==> flow/design.v <==
module fp1(sig1, sig2, exp1, exp2, sign1, sign2, signew, expnew, signnew);
input wire [10:0] sig1, sig2; 
input wire [3:0] exp1, exp2;
input wire sign1, sign2;
output wire [21:0] signew;
output wire [4:0] expnew;
output wire signnew;
assign expnew = exp1 + exp2 - 3'b111;
assign signew = sig1 * sig2;
assign signnew = sign1 ^ sign2;
endmodule
module fp2(sig, exp, sign, fp_result, under, over);
input wire [21:0] sig;
input wire [4:0] exp;
input wire sign;
output wire [15:0] fp_result;
output wire under, over;
reg [21:0] tempsig;
reg [4:0] tempexp;
reg underflow;
reg overflow;
always @(*)
begin
	if(sig[20]==1'b0)
		begin
			tempsig = sig >> 1;
			tempexp = exp + 1'b1;
		end
	else 
		begin
			tempsig = sig;
			tempexp = exp;
		end
	if (tempexp > 5'd24) underflow = 1'b1;
	else underflow = 1'b0;
	if (tempexp[4]==1) overflow = 1'b1;
	else overflow =1'b0;
end
assign fp_result = {sign, tempexp[3:0], tempsig[19:9] };
assign under = underflow;
assign over = overflow;
endmodule
module fp_mul(clk, op1, op2, result, under, over);
input wire clk;
input wire [15:0] op1, op2;
output reg [15:0] result;
output reg under, over;
reg [15:0] op1reg, op2reg;
wire [21:0] signew;
wire [4:0] expnew;
wire signnew;
wire [15:0] fp_result;
wire fp_under, fp_over;
always @(posedge clk)
begin
	op1reg <= op1;
	op2reg <= op2;
	result <= fp_result;
	under <= fp_under;
	over <= fp_over;
end
fp1 stage1(.sig1(op1reg[10:0]), .sig2(op2reg[10:0]), .exp1(op1reg[14:11]), .exp2(op2reg[14:11]),
	.sign1(op1reg[15]), .sign2(op2reg[15]), .signew(signew), .expnew(expnew), .signnew(signnew));
fp2 stage2(.sig(signew), .exp(expnew), .sign(signnew), .fp_result(fp_result), .under(fp_under), .over(fp_over));
endmodule
======== Step by step through the tools: fp_mul ========
Each step is given for the RTL above and for the edited RTL.
"before" refers to lines of the RTL above, "after" to lines of the edited file.
"change": "after" minus "before" as printed here.
Operators: Yosys type, input widths -> output width; for muxes data width and select width s.
Cell names lack the library's common part.
A cell with - has no value.
design
  top module .............................. fp_mul
  clock port .............................. clk
  library ................................. sky130hd
  library corner .......................... tt_025C_1v80

======== Diff ========
The edit as a unified diff against the file above.
The edit is scripted: it alters the design's behaviour and was not made to optimise anything.
begin of diff
@@ -58,6 +58,6 @@
 	result <= fp_result;
 	under <= fp_under;
-	over <= fp_over;
 end
+always @(*) over = fp_over;
 fp1 stage1(.sig1(op1reg[10:0]), .sig2(op2reg[10:0]), .exp1(op1reg[14:11]), .exp2(op2reg[14:11]),
 	.sign1(op1reg[15]), .sign2(op2reg[15]), .signew(signew), .expnew(expnew), .signnew(signnew));
end of diff

======== After elaboration ========
Counts by Yosys on the flattened word-level netlist (proc, flatten, opt, wreduce; memories kept). Register bits leave out memories and registers merged into their read ports (data or address). Print and check cells are left out. Cells with the same type and inputs are merged into one.
word-level totals
  item                        before  after  change
  bits in registers           50      49     -1
  output and inout port bits  18      18     0
  elaborated cells            16      15     -1
operators by class
  item                   before  after  change
  add/sub/neg operators  3       3      0
  multiply operators     1       1      0
  $lt $le $gt $ge        1       1      0
  multiplexer cells      4       4      0
  bitwise logic cells    1       1      0
Unchanged operator kinds not shown: 9.

======== Longest topological paths ========
Longest topological path by Yosys (ltp), each cell counted once; first at word level (registers and memories cut), then after technology mapping (sequential cells cut; the memories' decode and read muxes count).
depth
  item                          before  after  change
  depth in word-level cells     6       6      0
  ABC_AREA                      0       0      -
  depth in mapped cells         21      22     +1
  mapped depth without buffers  19      20     +1

======== Synthesis result ========
The flow's flattened synthesis, as Yosys stat reports it; memories are mapped. The netlist is that of the ABC_AREA named above (0 if unset); the other value can give another one.
synthesis totals
  item                              before     after      change
  cell count                        566        557        -9
  cell area after synthesis (mm^2)  0.0053714  0.0052288  -0.0001426
  area of sequential cells (mm^2)   0.001001   0.0009809  -0.0000201
  flip-flops                        50         49         -1
  buffers                           24         22         -2
cell types
  type      before  after  change
  nand2_1   61      70     +9
  nor2_1    3       8      +5
  a21oi_1   11      7      -4
  nand3_1   7       3      -4
  inv_1     109     106    -3
  nor3_1    8       11     +3
  a31o_2    3       0      -3
  mux2i_1   3       0      -3
  a211oi_1  1       4      +3
  or2_2     1       4      +3
  a21o_1    5       3      -2
  o21a_1    5       3      -2
  o21ai_1   3       1      -2
  a21boi_1  2       0      -2
  a221oi_2  2       0      -2
  o311ai_0  2       0      -2
  nand4b_1  0       2      +2
  nor3b_1   0       2      +2
Unchanged cell types not shown: 9.
Not every row of either side is listed.
The figures by module come from a second, unflattened synthesis with its own total; it is not the netlist above.
unflattened totals
  item                                            before     after      change
  cell total of the unflattened synthesis         593        589        -4
  area total of the unflattened synthesis (mm^2)  0.0055115  0.0055203  +0.0000088
Rows give one instance, submodules left out.
by module, before
  module  instances  cells  area (mm^2)  seq. area (mm^2)
  fp1     1          519    0.0042691    0
  fp_mul  1          50     0.001001     0.001001
  fp2     1          24     0.0002415    0
by module, after
  module  instances  cells  area (mm^2)  seq. area (mm^2)
  fp1     1          516    0.0042979    0
  fp_mul  1          49     0.0009809    0.0009809
  fp2     1          24     0.0002415    0

======== Worst setup path after synthesis ========
Path of least setup slack by OpenSTA after synthesis, without wires, with an ideal clock, recovery checks aside; 20% of the period is set as input and as output delay. Where synthesis merged equal registers, the netlist keeps one of their names.
timing post-synthesis
  item                           before                after               change
  path kind                      register -> register  register -> output  -
  from                           reg op2reg[10]        reg op2reg[4]       -
  to                             reg result[4]         out over            -
  clock period (ns)              5.3                   5.3                 0.0
  external output delay (ns)     -                     1.060               -
  library setup time (ns)        0.079                 -                   -
  data arrival time (ns)         5.235                 5.014               -0.221
  required time (ns)             5.221                 4.240               -0.981
  slack (ns)                     -0.014                -0.774              -0.760
  delay of the path (ns)         5.314                 5.014               -0.300
  stages on the path             20                    19                  -1
  path buffers                   2                     1                   -1
  synthesis period reached (ns)  5.314                 6.074               +0.760
"delay of the path" is the arrival time less input delay plus setup time.
A path that ends at an output port has no setup time.
"stages on the path": output pins that drive a net of the path, with the launching flip-flop's if there is one; two outputs of one cell count as two.
"synthesis period reached" is the clock period less the worst setup slack; recovery checks do not enter. This is arithmetic on one report: input and output delays are still those of the set period (20% each).
The rows between start and end are the longest chain of elaborated cells between them; the timing report does not say that the signal goes this way. Where chains are equally long, one stands for them.
Each line given opens the expression or statement behind the cell; cells for indexed reads and writes are added by Yosys, which also makes memories of some case tables.
between the ends, post-synthesis, before
  path through ............................ dfxtp_1 -> clkbuf_1 -> nand2_1 -> fa_1 -> fa_1 -> inv_1 -> fa_1 -> fa_1 -> inv_1 -> fa_1 -> inv_1 -> ha_1 -> and3_1 -> and3_1 -> o211ai_1 -> a21boi_1 -> o31ai_1 -> clkbuf_1 -> a21boi_0 -> a211oi_2
  cells in the longest elaborated chain ... 2
  elaborated cells between the ends (all ways) .. 2
  source lines of those cells ............. 2
  those cells by class .................... mul (1); mux (1)
ends and longest elaborated chain, post-synthesis, before
  item             line  source
  start, declared  48    reg [15:0] op1reg, op2reg;
  start, assigned  57    op2reg <= op2;
  $mul 11x11->21   9     assign signew = sig1 * sig2;
  $mux 19          24    if(sig[20]==1'b0)
  end, assigned    58    result <= fp_result;
  end, declared    46    output reg [15:0] result;
between the ends, post-synthesis, after
  path through ............................ dfxtp_1 -> clkbuf_1 -> nand2_1 -> fa_1 -> fa_1 -> fa_1 -> inv_1 -> fa_1 -> inv_1 -> fa_1 -> inv_1 -> ha_1 -> a211oi_1 -> o21ai_0 -> o211ai_1 -> nand3_1 -> or3_1 -> and4_1 -> xor2_1
  cells in the longest elaborated chain ... 3
  elaborated cells between the ends (all ways) .. 3
  source lines of those cells ............. 3
  those cells by class .................... mul (1); mux (2)
ends and longest elaborated chain, post-synthesis, after
  item             line  source
  start, declared  48    reg [15:0] op1reg, op2reg;
  start, assigned  57    op2reg <= op2;
  $mul 11x11->21   9     assign signew = sig1 * sig2;
  $mux 5           24    if(sig[20]==1'b0)
  $mux 1           36    if (tempexp[4]==1) overflow = 1'b1;
  end, declared    47    output reg under, over;

======== Worst path after layout ========
From the final timing report of the runs of pair 1: the path of least setup slack in the routed layout; clock arrival at registers is part of the times.
timing after layout
  item                        before                after               change
  path kind                   register -> register  register -> output  -
  from                        reg op2reg[5]         reg op2reg[2]       -
  to                          reg result[7]         out over            -
  clock period (ns)           5.3                   5.3                 0.0
  external output delay (ns)  -                     1.06                -
  library setup time (ns)     0.08                  -                   -
  data arrival time (ns)      5.32                  5.12                -0.20
  required time (ns)          5.52                  4.24                -1.28
  slack (ns)                  0.20                  -0.88               -1.08
  stages on the path          18                    18                  0
  path buffers                3                     2                   -1
The rows between start and end are the longest chain of elaborated cells between them; the timing report does not say that the signal goes this way. Where chains are equally long, one stands for them.
between the ends, after layout, before
  path through ............................ dfxtp_4 -> buf_4 -> buf_4 -> and2_1 -> fa_1 -> fa_1 -> fa_1 -> fa_1 -> ha_1 -> ha_1 -> a21oi_1 -> o21ai_1 -> a31o_2 -> o21ai_4 -> nand4_1 -> buf_4 -> a31o_2 -> a221oi_2
  cells in the longest elaborated chain ... 2
  elaborated cells between the ends (all ways) .. 2
  source lines of those cells ............. 2
  those cells by class .................... mul (1); mux (1)
ends and longest elaborated chain, after layout, before
  item             line  source
  start, declared  48    reg [15:0] op1reg, op2reg;
  start, assigned  57    op2reg <= op2;
  $mul 11x11->21   9     assign signew = sig1 * sig2;
  $mux 19          24    if(sig[20]==1'b0)
  end, assigned    58    result <= fp_result;
  end, declared    46    output reg [15:0] result;
between the ends, after layout, after
  path through ............................ dfxtp_4 -> bufbuf_16 -> nand2_1 -> fa_1 -> inv_1 -> fa_1 -> fa_1 -> fa_1 -> inv_1 -> fa_1 -> inv_1 -> ha_4 -> o211ai_1 -> nand3_2 -> or3_4 -> and4_4 -> xor2_2 -> buf_2
  cells in the longest elaborated chain ... 3
  elaborated cells between the ends (all ways) .. 3
  source lines of those cells ............. 3
  those cells by class .................... mul (1); mux (2)
ends and longest elaborated chain, after layout, after
  item             line  source
  start, declared  48    reg [15:0] op1reg, op2reg;
  start, assigned  57    op2reg <= op2;
  $mul 11x11->21   9     assign signew = sig1 * sig2;
  $mux 5           24    if(sig[20]==1'b0)
  $mux 1           36    if (tempexp[4]==1) overflow = 1'b1;
  end, declared    47    output reg under, over;

======== Layout results ========
Both versions went through the flow (Yosys, OpenROAD) with the same settings in each pair. Constraints: input delay and output delay 20% of the set period each, output load 0.01 pF.
flow settings, pair 1
  period_ns ............................... 5.3
  CAP_MARGIN .............................. 20
  CORE_MARGIN ............................. 2
  CORE_UTILIZATION ........................ 40
  SLEW_MARGIN ............................. 20
final reports, pair 1
  item                                                      before     after      change
  chip area after synthesis (Yosys) (mm^2)                  0.0053714  0.0052288  -0.0001426
  area inside the die boundary (mm^2)                       0.0143712  0.014002   -0.0003692
  area of the standard cells in the finished layout (mm^2)  0.0067114  0.007018   +0.0003066
  final utilization (%)                                     50.9       55.4       +4.5
  setup slack of the critical path (ns)                     0.202      -0.879     -1.081
  summed negative setup slack (ns)                          0.000      -0.879     -0.879
  lowest hold slack (ns)                                    0.425      0.428      +0.003
  overall power (W)                                         0.003614   0.00421    +0.000596
  achieved clock period (ns)                                5.098      6.179      +1.081
flow settings, pair 2
  CELL_PAD_IN_SITES_DETAIL_PLACEMENT ...... 0
  CELL_PAD_IN_SITES_GLOBAL_PLACEMENT ...... 0
  CORE_MARGIN ............................. 7
  CORE_UTILIZATION ........................ 57
  CTS_CLUSTER_DIAMETER .................... 379
  CTS_CLUSTER_SIZE ........................ 28
  GPL_ROUTABILITY_DRIVEN .................. 0
  PLACE_DENSITY_LB_ADDON .................. 0.27
  SETUP_SLACK_MARGIN ...................... -0.61
  period_ns ............................... 6.71
  CAP_MARGIN .............................. 20
  SLEW_MARGIN ............................. 20
final reports, pair 2
  item                                                      before     after      change
  chip area after synthesis (Yosys) (mm^2)                  0.0053714  0.0052288  -0.0001426
  area inside the die boundary (mm^2)                       0.0123377  0.0120506  -0.0002871
  area of the standard cells in the finished layout (mm^2)  0.0060458  0.0062735  +0.0002277
  final utilization (%)                                     65.7       71.2       +5.5
  setup slack of the critical path (ns)                     0.680      -0.115     -0.795
  summed negative setup slack (ns)                          0.000      -0.115     -0.115
  lowest hold slack (ns)                                    0.425      0.432      +0.007
  overall power (W)                                         0.00247    0.002584   +0.000114
  achieved clock period (ns)                                6.030      6.825      +0.795
"achieved clock period" means the clock period less the worst setup slack. The figure is calculated, with input and output delays left at 20% of the set period.
"overall power" rests on the timing tool's default activity at the inputs, not on a simulated workload.
